==> flow/design.v <==
module comparator 
#(
  parameter DATA_WIDTH  = 16,
  parameter BINARY_TREE = 1,
  parameter NUM_INPUTS  = 16
)
(
  input  logic [NUM_INPUTS-1:0][DATA_WIDTH-1 : 0] cmp_ip,
  output logic [$clog2(NUM_INPUTS)-1 :0]  out
);
  generate if (BINARY_TREE == 0) begin
    always_comb begin
      out      = '0;
      for (int i =0; i < NUM_INPUTS; ++i) begin
        if (cmp_ip[i] > cmp_ip[out]) begin
          out      = i;
        end
      end
    end
  end else begin
    logic [$clog2(NUM_INPUTS)-1 : 0] out_stg[$clog2(NUM_INPUTS) + 1][NUM_INPUTS];
    logic [DATA_WIDTH-1 : 0]         cmp_stg[$clog2(NUM_INPUTS) + 1][NUM_INPUTS];
    always_comb begin
      for (int i = 0; i < NUM_INPUTS; i++) begin
        cmp_stg[0][i]  = cmp_ip[i];
        out_stg[0][i]  = i;
      end
      for (int i = 0;i < $clog2(NUM_INPUTS); i++) begin
        for (int j = 0;j < NUM_INPUTS; ++j) begin
          out_stg[i+1][j]    = 'X;
          cmp_stg[i+1][j]    = 'X;
        end
      end
      for (int i = 0;i < $clog2(NUM_INPUTS); i++) begin
        for (int j = 0;j < (NUM_INPUTS/2**i); j= j+2) begin
          if (cmp_stg[i][j] > cmp_stg[i][j+1]) begin
            out_stg[i+1][j/2]    = out_stg[i][j];
            cmp_stg[i+1][j/2]    = cmp_stg[i][j];
          end else begin
            out_stg[i+1][j/2]    = out_stg[i][j+1];
            cmp_stg[i+1][j/2]    = cmp_stg[i][j+1];
          end
        end
      end
      out   = out_stg[$clog2(NUM_INPUTS)][0];
    end
  end
  endgenerate
endmodule
module argmax16 (
  input  logic         clk,
  input  logic         rstn,        
  input  logic         in_valid,
  input  logic [255:0] in_data,     
  output logic         out_valid,
  output logic [3:0]   out_idx
);
  logic [255:0] data_q;
  logic         valid_q;
  logic [3:0]   idx_c;
  always_ff @(posedge clk or negedge rstn) begin
    if (!rstn) begin
      valid_q   <= 1'b0;
      out_valid <= 1'b0;
    end else begin
      valid_q   <= in_valid;
      out_valid <= valid_q;
    end
  end
  always_ff @(posedge clk) begin
    data_q  <= in_data;
    out_idx <= idx_c;
  end
  comparator #(
    .DATA_WIDTH  (16),
    .BINARY_TREE (1),
    .NUM_INPUTS  (16)
  ) u_cmp (
    .cmp_ip (data_q),
    .out    (idx_c)
  );
endmodule
## Reports on argmax16

Tool output for the design above, in the order of the flow.
Lines are those of the file above, counted from 1.
A cell with - has no value.

- Design top: argmax16
- Clock: clk
- Library: sky130hd
- Timing corner: tt_025C_1v80

## Elaborated design

Source: Yosys, flattened and elaborated. Widths are those after wreduce; folded enables and synchronous resets count as part of the registers. Registers that Yosys merges into a memory's read port (data or address) are not register bits. Print and check cells do not count. Equal cells are merged and count once.

- Register bits after elaboration: 262
- Output and inout bits: 5
- Elaborated cells: 48

- $lt $le $gt $ge: 15
- Muxes and demuxes: 29

Operators with widths:

| kind | count |
|---|---|
| 16-bit > comparator | 15 |
| 16-bit two-way mux | 14 |
| 2-bit two-way mux | 4 |
| 1-bit two-way mux | 8 |
| 3-bit two-way mux | 2 |
| 4-bit two-way mux | 1 |

## Logic depth

Yosys ltp: most cells in a row. Word level: on the elaborated netlist, between registers, memories and ports. Mapped: between sequential cells and ports; inverters and the memories' decode and read muxes count.

- Depth in word-level cells: 8
- ABC_AREA: 0
- Depth in mapped cells: 39
- Depth with buffers taken out: 35

## Netlist

The flow's flattened synthesis, as Yosys stat reports it; memories are mapped. The netlist is that of the ABC_AREA named above (0 if unset); the other value can give another one.

Cell types:

| cell | count | area in all (µm²) |
|---|---|---|
| sky130_fd_sc_hd__dfxtp_1 | 260 | 5.2E+03 |
| sky130_fd_sc_hd__ha_1 | 240 | 3,002.88 |
| sky130_fd_sc_hd__a21oi_1 | 154 | 770.739 |
| sky130_fd_sc_hd__inv_1 | 140 | 525.504 |
| sky130_fd_sc_hd__mux2_2 | 40 | 450.432 |
| sky130_fd_sc_hd__mux2i_1 | 42 | 420.403 |
| sky130_fd_sc_hd__nand4_1 | 54 | 337.824 |
| sky130_fd_sc_hd__nand2_1 | 82 | 307.795 |
| sky130_fd_sc_hd__o21ai_0 | 54 | 270.259 |
| sky130_fd_sc_hd__o211ai_1 | 27 | 202.694 |
| sky130_fd_sc_hd__a21oi_2 | 20 | 175.168 |
| sky130_fd_sc_hd__nand3_1 | 35 | 175.168 |
| sky130_fd_sc_hd__nor2_1 | 46 | 172.666 |
| sky130_fd_sc_hd__a221oi_1 | 17 | 148.893 |
| sky130_fd_sc_hd__mux2_4 | 9 | 135.13 |
| sky130_fd_sc_hd__a21o_1 | 16 | 120.115 |
| sky130_fd_sc_hd__nor2b_1 | 17 | 106.352 |
| sky130_fd_sc_hd__nand2b_1 | 16 | 100.096 |

Other cell types: 37; their cells: 165.

- Standard cells after synthesis: 1,434
- Chip area (Yosys): 13,824.5 µm²
- Sequential area: 5,255.0 µm²
- Mapped flip-flops: 262
- Buffer cells: 43

By module: a second synthesis without flattening, with its own total; a netlist apart from the flattened one above.

- Cells (unflattened synthesis): 1,436
- Area (unflattened synthesis): 13,845.8 µm²

Each row is one instance without its submodules.

By module:

| module | times used | cells | area (µm²) |
|---|---|---|---|
| comparator | 1 | 1,174 | 8,590.7 |
| argmax16 | 1 | 262 | 5,255.0 |

## Path before layout

Path of least setup slack by OpenSTA after synthesis, without wires, with an ideal clock, recovery checks aside; 20% of the period is set as input and as output delay. Where synthesis merged equal registers, the netlist keeps one of their names.

- Path kind: register -> register
- Start point: reg data_q[81]
- End point: reg out_idx[0]
- Period: 8,500 ps
- Time at the first pin: 0 ps
- Arrival time: 7,109 ps
- Required time: 8,414 ps
- Setup slack: 1,306 ps
- Delay of the path: 7,195 ps
- Stages: 40
- Period reached after synthesis: 7,194 ps

"delay of the path" is the arrival time less input delay plus setup time.
"stages": output pins that drive a net of the path, with the launching flip-flop's if there is one; two outputs of one cell count as two.
"period reached after synthesis" is the clock period less the worst setup slack; recovery checks do not enter. This is arithmetic on one report: input and output delays are still those of the set period (20% each).
Between the ends stands the longest chain of elaborated cells between them, by number of cells; it is not shown to be the way that was timed. Of several equally long chains one is given.
A line is the first line of the expression or statement that the cell stems from. Yosys adds cells for indexed reads and writes and turns some case tables into memories.

- Path through: sky130_fd_sc_hd__dfxtp_1 sky130_fd_sc_hd__inv_1 sky130_fd_sc_hd__ha_1 sky130_fd_sc_hd__nor2b_1 sky130_fd_sc_hd__o211ai_1 sky130_fd_sc_hd__a2111oi_0 sky130_fd_sc_hd__nor3_1 sky130_fd_sc_hd__a21oi_2 sky130_fd_sc_hd__buf_2 sky130_fd_sc_hd__mux2_2 sky130_fd_sc_hd__ha_1 sky130_fd_sc_hd__nor2b_1 sky130_fd_sc_hd__o211ai_1 sky130_fd_sc_hd__a21oi_1 sky130_fd_sc_hd__o31ai_1 sky130_fd_sc_hd__a22o_1 sky130_fd_sc_hd__clkbuf_1 sky130_fd_sc_hd__clkbuf_1 [... 4 more ...] sky130_fd_sc_hd__a21o_1 sky130_fd_sc_hd__a21oi_1 sky130_fd_sc_hd__a211oi_1 sky130_fd_sc_hd__o31ai_2 sky130_fd_sc_hd__nor2b_1 sky130_fd_sc_hd__buf_2 sky130_fd_sc_hd__clkbuf_1 sky130_fd_sc_hd__a22oi_1 sky130_fd_sc_hd__o211ai_1 sky130_fd_sc_hd__ha_1 sky130_fd_sc_hd__a21o_1 sky130_fd_sc_hd__a211oi_1 sky130_fd_sc_hd__o21ai_0 sky130_fd_sc_hd__o2111ai_1 sky130_fd_sc_hd__o211ai_1 sky130_fd_sc_hd__o31ai_1 sky130_fd_sc_hd__nor3_1 sky130_fd_sc_hd__a211oi_1
- Cells in the longest elaborated chain: 8

Ends and longest elaborated chain, after synthesis:

| what | line | RTL |
|---|---|---|
| start, declared | 58 | `logic [255:0] data_q;` |
| start, assigned | 71 | `data_q  <= in_data;` |
| 16-bit > comparator | 36 | `if (cmp_stg[i][j] > cmp_stg[i][j+1]) begin` |
| 16-bit two-way mux | 36 |  |
| 16-bit > comparator | 36 |  |
| 16-bit two-way mux | 36 |  |
| 16-bit > comparator | 36 |  |
| 16-bit two-way mux | 36 |  |
| 16-bit > comparator | 36 |  |
| 4-bit two-way mux | 36 |  |
| end, assigned | 72 | `out_idx <= idx_c;` |
| end, declared | 56 | `output logic [3:0]   out_idx` |

## Worst path after layout

Path of least setup slack in the final report of run 1 (OpenROAD, finished layout, wires in). Where an end is a register, its clock arrival counts in the times.
The report prints the path's times to 10 ps; the period is as set.

- Path kind: register -> register
- Start point: reg data_q[145]
- End point: reg out_idx[0]
- Period: 8,500 ps
- Time at the first pin: 550 ps
- Arrival time: 8,280 ps
- Required time: 8,980 ps
- Setup slack: 710 ps
- Stages: 35

Between the ends stands the longest chain of elaborated cells between them, by number of cells; it is not shown to be the way that was timed. Of several equally long chains one is given.

- Path through: sky130_fd_sc_hd__dfxtp_1 sky130_fd_sc_hd__inv_1 sky130_fd_sc_hd__ha_1 sky130_fd_sc_hd__nor2b_1 sky130_fd_sc_hd__o211ai_1 sky130_fd_sc_hd__a21oi_1 sky130_fd_sc_hd__a211oi_1 sky130_fd_sc_hd__o22ai_2 sky130_fd_sc_hd__buf_4 sky130_fd_sc_hd__mux2_2 sky130_fd_sc_hd__ha_1 sky130_fd_sc_hd__nand4_1 sky130_fd_sc_hd__nor3_1 sky130_fd_sc_hd__o31ai_1 sky130_fd_sc_hd__a22o_1 sky130_fd_sc_hd__buf_4 sky130_fd_sc_hd__nor2_1 sky130_fd_sc_hd__a21oi_1 sky130_fd_sc_hd__ha_1 sky130_fd_sc_hd__a21o_1 sky130_fd_sc_hd__a21o_1 sky130_fd_sc_hd__a211oi_1 sky130_fd_sc_hd__a21o_1 sky130_fd_sc_hd__nand2_1 sky130_fd_sc_hd__buf_4 sky130_fd_sc_hd__o22ai_1 sky130_fd_sc_hd__a221oi_2 sky130_fd_sc_hd__ha_1 sky130_fd_sc_hd__a21o_1 sky130_fd_sc_hd__a21o_1 sky130_fd_sc_hd__a211oi_1 sky130_fd_sc_hd__o211ai_1 sky130_fd_sc_hd__o31ai_2 sky130_fd_sc_hd__nor3_1 sky130_fd_sc_hd__a211oi_1
- Cells in the longest elaborated chain: 8

Ends and longest elaborated chain, post-layout:

| what | line | RTL |
|---|---|---|
| start, declared | 58 | `logic [255:0] data_q;` |
| start, assigned | 71 | `data_q  <= in_data;` |
| 16-bit > comparator | 36 | `if (cmp_stg[i][j] > cmp_stg[i][j+1]) begin` |
| 16-bit two-way mux | 36 |  |
| 16-bit > comparator | 36 |  |
| 16-bit two-way mux | 36 |  |
| 16-bit > comparator | 36 |  |
| 16-bit two-way mux | 36 |  |
| 16-bit > comparator | 36 |  |
| 4-bit two-way mux | 36 |  |
| end, assigned | 72 | `out_idx <= idx_c;` |
| end, declared | 56 | `output logic [3:0]   out_idx` |

Hand-over note for argmax16

Measured data: module argmax16, platform sky130hd, 5 stored runs of the flow under differing settings, order arbitrary. Input and output delays are each 20% of the period that was set; the output load is 0.01 pF.
"clock period achieved": clock period set for the run, less the worst setup slack. It is reckoned from that one timing run; input and output delays stay at 20% of the period that was set.
By "critical path time" is meant the share of the clock period that the worst setup path is allowed (20% is reserved at inputs, 20% at outputs), minus its slack. Clock arrival times at its registers enter into it.
"total power of the final layout": no workload was simulated; the value follows from the tool's default switching activity.
"critical path time" is known to 10 ps.
Among the settings, - means not set for that run.
Among the results, - means that no value is shown for the run.

| name | run 1 | run 2 | run 3 | run 4 | run 5 |
|---|---|---|---|---|---|
| CORE_UTILIZATION | 40 | 50 | 63 | 40 | 40 |
| period_ns | 8.5 | 12.8 | 8.5 | 7.15 | 7.97 |
| CAP_MARGIN | 20 | 20 | 20 | 0 | 20 |
| CORE_MARGIN | 2 | 7 | 2 | 10 | 2 |
| SLEW_MARGIN | 20 | 35 | 20 | 20 | 20 |
| MIN_ROUTING_LAYER | - | met2 | met2 | met2 | - |
| PLACE_DENSITY_LB_ADDON | - | 0.08 | 0.02 | - | - |
| SETUP_SLACK_MARGIN | - | 2.62 | - | - | - |
| MAX_ROUTING_LAYER | - | - | met4 | met4 | - |
| ABC_AREA | - | - | - | 0 | - |
| CELL_PAD_IN_SITES_GLOBAL_PLACEMENT | - | - | - | 3 | - |
| CORE_ASPECT_RATIO | - | - | - | 0.61 | - |
| CTS_CLUSTER_SIZE | - | - | - | 91 | - |
| GPL_ROUTABILITY_DRIVEN | - | - | - | 0 | - |
| GPL_TIMING_DRIVEN | - | - | - | 0 | - |
| HOLD_SLACK_MARGIN | - | - | - | 0.05 | - |
| TNS_END_PERCENT | - | - | - | 95 | - |
| chip area in the Yosys report (µm²) | 13,824.5 | 13,824.5 | - | 13,824.5 | 13,824.5 |
| area of the die (µm²) | 36,063.9 | 32,500.9 | - | 42,626.6 | 36,063.9 |
| standard-cell area of the final layout (µm²) | 18,018.5 | 17,673.2 | - | 20,858.8 | 18,391.4 |
| utilization of the finished layout | 0.526 | 0.654 | - | 0.608 | 0.536 |
| setup slack of the worst path (ps) | 706 | 3,426 | - | -225 | 431 |
| post-route setup TNS (ps) | 0 | 0 | - | -717 | 0 |
| lowest hold slack (ps) | 367 | 373 | - | 355 | 352 |
| total power of the final layout (W) | 0.004284 | 0.00287 | - | 0.00605 | 0.004711 |
| clock period achieved (ps) | 7,794 | 9,374 | - | 7,375 | 7,539 |
| critical path time (ps) | 7,790 | 9,370 | - | 7,370 | 7,540 |
| kind of the worst setup path | register -> register | register -> register | - | register -> register | register -> register |

Run 3: not finished: routing ended with error GRT-0232

End of note.
